==> flow/design.v <==
module router (
    input logic clk,
    input logic rst_n,
    input logic [3:0]  req_i,       
    input logic [31:0] data_n_i,
    input logic [31:0] data_s_i,
    input logic [31:0] data_e_i,
    input logic [31:0] data_w_i,
    input logic        yumi_i,     
    output logic [31:0] data_o,
    output logic        valid_o,
    output logic        busy_o
);
    logic [31:0] buffer [0:63];      
    logic [5:0]  write_ptr, read_ptr; 
    logic [6:0]  count;              
    logic write_en;
    logic read_en;
    assign write_en = (|req_i) && (count < 64);
    assign read_en  = (count > 0) && yumi_i;
    always_ff @(posedge clk or negedge rst_n) begin
        if (!rst_n) begin
            write_ptr <= 0;
            read_ptr  <= 0;
            count     <= 0;
            busy_o    <= 0;
            valid_o   <= 0;
            data_o    <= 0;
        end else begin
            if (write_en) begin
                if (req_i[0])      buffer[write_ptr] <= data_n_i;
                else if (req_i[1]) buffer[write_ptr] <= data_s_i;
                else if (req_i[2]) buffer[write_ptr] <= data_e_i;
                else if (req_i[3]) buffer[write_ptr] <= data_w_i;
                write_ptr <= write_ptr + 1;
            end
            if (read_en) begin
                data_o    <= buffer[read_ptr];
                valid_o   <= 1;
                read_ptr  <= read_ptr + 1;
            end else begin
                valid_o <= 0;
            end
            if (write_en && !read_en) begin
                count <= count + 1;           
            end 
            else if (!write_en && read_en) begin
                count <= count - 1;           
            end
            if (count >= 60) busy_o <= 1; 
            else             busy_o <= 0;
        end
    end
endmodule
=== Step by step through the tools: router ===
The steps from the RTL of router to its reports follow in flow order.
Line numbers count from 1 in the design file above.
Operators carry their Yosys type and port widths (W data, S select, Z words).
Cell names lack the library's common part.
The mark n/a stands for no value.

* Top: router
* Clock port: clk
* Library: sky130hd
* Corner: tt_025C_1v80

=== Word level ===
Yosys after proc, flatten, opt, wreduce and memory -nomap, before mapping. Print and check cells are not counted.

* Bits in registers: 2,101
* Bits of input ports: 135
* Output and inout bits: 34
* Word-level cells: 795

* $add $sub $neg: 4
* Magnitude comparators: 3
* Equality and inequality tests: 126
* Muxes and demuxes: 517
* Reduce/logical cells: 75

{| class="wikitable"
|+ Operators by type and width
! operator !! count
|-
| $mux W32 || 512
|-
| $pmux W32 S64 || 1
|-
| $eq A6 B6 Y1 const B || 64
|-
| $reduce_and A4 Y1 || 64
|-
| $eq A6 B5 Y1 const B || 32
|-
| $eq A6 B4 Y1 const B || 16
|-
| $eq A6 B3 Y1 const B || 8
|-
| $eq A6 B2 Y1 const B || 4
|-
| $mux W7 || 2
|-
| $add A6 B1 Y6 const B || 2
|-
| $eq A6 B1 Y1 const B || 2
|-
| $logic_not A6 Y1 || 2
|-
| $add A7 B1 Y7 const B || 1
|-
| $sub A7 B1 Y7 const B || 1
|-
| $gt A7 B1 Y1 const B || 1
|-
| $ge A7 B6 Y1 const B || 1
|-
| $lt A7 B7 Y1 const B || 1
|-
| $logic_and A1 B1 Y1 || 4
|-
| $reduce_bool A4 Y1 || 1
|-
| $reduce_or A4 Y1 || 1
|-
| $logic_not A1 Y1 || 2
|-
| $reduce_bool A2 Y1 || 1
|-
| $mux W1 || 2
|}

=== Depth ===
Longest topological path by Yosys (ltp), each cell counted once; first at word level (registers and memories cut), then after technology mapping (sequential cells cut; the memories' decode and read muxes count).

* Depth in word-level cells: 6
* ABC_AREA: 0
* Depth in mapped cells: 14
* Gate-level depth less buffers: 12

=== Synthesis result ===
Source: synth_stat.txt of the flow (Yosys; design flattened, memories mapped). It holds for the ABC_AREA given above (unset counts as 0); a run with the other value may have another netlist.

{| class="wikitable"
|+ Cell types
! cell type !! count !! area in all (µm²)
|-
| edfxtp_1 || 2,048 || 6.15E+04
|-
| a22oi_1 || 802 || 6.02E+03
|-
| dfrtp_1 || 53 || 1.33E+03
|-
| nand4_1 || 167 || 1.04E+03
|-
| clkbuf_1 || 209 || 784.502
|-
| mux2i_1 || 78 || 780.749
|-
| nand2_1 || 191 || 716.938
|-
| nor2_1 || 164 || 615.59
|-
| a21oi_1 || 95 || 475.456
|-
| a22o_1 || 47 || 411.645
|-
| and3_1 || 57 || 356.592
|-
| and2_1 || 48 || 300.288
|-
| a222oi_1 || 29 || 290.278
|-
| o21ai_0 || 58 || 290.278
|-
| buf_2 || 53 || 265.254
|-
| nor4_1 || 33 || 206.448
|-
| ha_1 || 15 || 187.68
|-
| nand3_1 || 35 || 175.168
|}

Not listed: further types 42, cells in them 299.

* Mapped cells: 4,481
* Mapped area: 77,869.7 µm²
* Area of sequential cells: 62,825.3 µm²
* Flip-flops: 2,101
* Buffers: 298

=== Path before layout ===
Source: OpenSTA report_checks on the synthesized netlist (no wires, ideal clock, input and output delay 20% of the period each), path of least setup slack; recovery checks are left aside. Register names are those of the netlist, which keeps one name where synthesis merged equal registers.

* Kind: input-to-reg
* Start: input req_i[2]
* End: register buffer[0][3]
* Period: 5.0 ns
* Input delay: 1.000 ns
* Library setup time: 0.702 ns
* Time at the first pin: 1.000 ns
* Arrival: 4.501 ns
* Required time: 4.298 ns
* Path slack: -0.203 ns
* Path delay: 4.203 ns
* Stages: 6
* Path buffers: 2
* Period reached after synthesis: 5.203 ns

"path delay" = arrival - input delay + setup time.
"stages" counts driving pins, that of a launching flip-flop among them; a cell with two outputs on the path counts twice.
"period reached after synthesis" is the clock period less the worst setup slack; recovery checks do not enter. This is arithmetic on one report: input and output delays are still those of the set period (20% each).
The rows between start and end are the longest chain of elaborated cells between them; the timing report does not say that the signal goes this way. Where chains are equally long, one stands for them.
A line is the first line of the expression or statement that the cell stems from. Yosys adds cells for indexed reads and writes and turns some case tables into memories.
At most two assigning lines are given for a register; there are more.
Ways into the end's enable are left out, as the timed path ends at the data pin.

* Cell sequence: clkbuf_1 > buf_1 > mux2i_1 > nor2_1 > a21oi_1 > o21ai_0
* Cells in the longest elaborated chain: 3
* Elaborated cells between the ends (all ways): 3
* RTL lines with such cells: 3
* Those cells by class: 3 x mux

{| class="wikitable"
|+ Ends and longest elaborated chain, after synthesis
! element !! line !! text
|-
| start, declared || 4 || <nowiki>input logic [3:0]  req_i,</nowiki>
|-
| $mux W32 || 33 || <nowiki>else if (req_i[2]) buffer[write_ptr] <= data_e_i;</nowiki>
|-
| $mux W32 || 32 || <nowiki>else if (req_i[1]) buffer[write_ptr] <= data_s_i;</nowiki>
|-
| $mux W32 || 31 || <nowiki>if (req_i[0])      buffer[write_ptr] <= data_n_i;</nowiki>
|-
| end, assigned || 31 ||
|-
| end, assigned || 32 ||
|-
| end, declared || 14 || <nowiki>logic [31:0] buffer [0:63];</nowiki>
|}

=== Worst path after layout ===
Path of least setup slack in the final report of run 1 (OpenROAD, finished layout, wires in). Where an end is a register, its clock arrival counts in the times.

* Kind: reg-to-reg
* Start: register read_ptr[4]
* End: register data_o[26]
* Period: 4.58 ns
* Library setup time: 0.06 ns
* Time at the first pin: 0.86 ns
* Arrival: 4.87 ns
* Required time: 5.39 ns
* Path slack: 0.51 ns
* Stages: 9
* Path buffers: 1

The rows between start and end are the longest chain of elaborated cells between them; the timing report does not say that the signal goes this way. Where chains are equally long, one stands for them.

* Cell sequence: dfrtp_1 > nor2b_1 > and2_2 > buf_4 > a22oi_1 > nand4_1 > nor2_1 > nand4_1 > a21o_1
* Cells in the longest elaborated chain: 2
* Elaborated cells between the ends (all ways): 65
* RTL lines with such cells: 1
* Those cells by class: 63 x eq/ne; 1 x mux; 1 x reduce/logical

{| class="wikitable"
|+ Ends and longest elaborated chain, after layout
! element !! line !! text
|-
| start, declared || 15 || <nowiki>logic [5:0]  write_ptr, read_ptr;</nowiki>
|-
| start, assigned || 24 || <nowiki>read_ptr  <= 0;</nowiki>
|-
| start, assigned || 40 || <nowiki>read_ptr  <= read_ptr + 1;</nowiki>
|-
| $eq A6 B6 Y1 || 38 || <nowiki>data_o    <= buffer[read_ptr];</nowiki>
|-
| $pmux W32 S64 || 38 ||
|-
| end, assigned || 28 || <nowiki>data_o    <= 0;</nowiki>
|-
| end, assigned || 38 ||
|-
| end, declared || 10 || <nowiki>output logic [31:0] data_o,</nowiki>
|}

FLOW RESULTS
============

Below are 4 stored runs of the flow (Yosys, OpenROAD; platform sky130hd) on router, each with its settings and what was measured, unordered. Constraints: input delay and output delay 20% of the set period each, output load 0.01 pF.
"achieved clock period" means the clock period less the worst setup slack. The figure is calculated, with input and output delays left at 20% of the set period.
"time used up by the worst setup path" is the time allowed to the run's worst setup path (the clock period less input and output delay, where it has them) less its slack. Clock arrival times count: a late capture clock shortens it, a late launch clock lengthens it.
"total power after layout": no workload was simulated; the value follows from the tool's default switching activity.

=== Run 1 ===
{| class="wikitable"
! Setting !! Value
|-
| CAP_MARGIN || 20
|-
| CORE_ASPECT_RATIO || 0.53
|-
| CORE_MARGIN || 2
|-
| CORE_UTILIZATION || 40
|-
| CTS_CLUSTER_DIAMETER || 282
|-
| PLACE_DENSITY_LB_ADDON || 0.07
|-
| SETUP_SLACK_MARGIN || 0.62
|-
| TNS_END_PERCENT || 20
|-
| period_ns || 4.58
|-
| SLEW_MARGIN || 20
|-
! Result !! Value
|-
| Area of the synthesized netlist || 77,869.7 µm²
|-
| Die area || 198,398.0 µm²
|-
| Std-cell area (final layout) || 92,317.3 µm²
|-
| Worst slack on setup checks || 0.515 ns
|-
| Setup total negative slack || 0.000 ns
|-
| Total power after layout || 48.816 mW
|-
| Achieved clock period || 4.065 ns
|-
| Time used up by the worst setup path || 4.07 ns
|-
| Critical path kind || reg-to-reg
|}

=== Run 2 ===
{| class="wikitable"
! Setting !! Value
|-
| ABC_AREA || 0
|-
| CAP_MARGIN || 5
|-
| CELL_PAD_IN_SITES_GLOBAL_PLACEMENT || 2
|-
| CORE_UTILIZATION || 34
|-
| CTS_CLUSTER_DIAMETER || 266
|-
| CTS_CLUSTER_SIZE || 11
|-
| PLACE_DENSITY || 0.84
|-
| TNS_END_PERCENT || 60
|-
| period_ns || 5.51
|-
| CORE_MARGIN || 2
|-
| SLEW_MARGIN || 20
|-
! Result !! Value
|-
| Area of the synthesized netlist || 77,869.7 µm²
|-
| Die area || 232,874.0 µm²
|-
| Std-cell area (final layout) || 91,171.2 µm²
|-
| Worst slack on setup checks || 0.734 ns
|-
| Setup total negative slack || 0.000 ns
|-
| Total power after layout || 39.294 mW
|-
| Achieved clock period || 4.776 ns
|-
| Time used up by the worst setup path || 4.78 ns
|-
| Critical path kind || reg-to-reg
|}

=== Run 3 ===
{| class="wikitable"
! Setting !! Value
|-
| CORE_UTILIZATION || 50
|-
| PLACE_DENSITY || 0.6
|-
| period_ns || 5.0
|-
| CAP_MARGIN || 20
|-
| CORE_MARGIN || 2
|-
| SLEW_MARGIN || 20
|-
! Result !! Value
|-
| Area of the synthesized netlist || 77,869.7 µm²
|-
| Die area || 158,914.0 µm²
|-
| Std-cell area (final layout) || 90,634.4 µm²
|-
| Worst slack on setup checks || 0.563 ns
|-
| Setup total negative slack || 0.000 ns
|-
| Total power after layout || 43.551 mW
|-
| Achieved clock period || 4.437 ns
|-
| Time used up by the worst setup path || 4.44 ns
|-
| Critical path kind || reg-to-reg
|}

=== Run 4 ===
{| class="wikitable"
! Setting !! Value
|-
| CELL_PAD_IN_SITES_DETAIL_PLACEMENT || 2
|-
| CORE_ASPECT_RATIO || 0.71
|-
| CTS_CLUSTER_DIAMETER || 357
|-
| GPL_TIMING_DRIVEN || 1
|-
| MAX_ROUTING_LAYER || met4
|-
| PLACE_DENSITY_LB_ADDON || 0.12
|-
| period_ns || 2.72
|-
| CAP_MARGIN || 20
|-
| CORE_MARGIN || 2
|-
| CORE_UTILIZATION || 40
|-
| SLEW_MARGIN || 20
|-
! Result !! Value
|-
| Area of the synthesized netlist || 77,869.7 µm²
|-
| Die area || 198,270.0 µm²
|-
| Std-cell area (final layout) || 102,429.0 µm²
|-
| Worst slack on setup checks || -0.462 ns
|-
| Setup total negative slack || -10.552 ns
|-
| Total power after layout || 92.721 mW
|-
| Achieved clock period || 3.182 ns
|-
| Time used up by the worst setup path || 3.18 ns
|-
| Critical path kind || reg-to-reg
|}
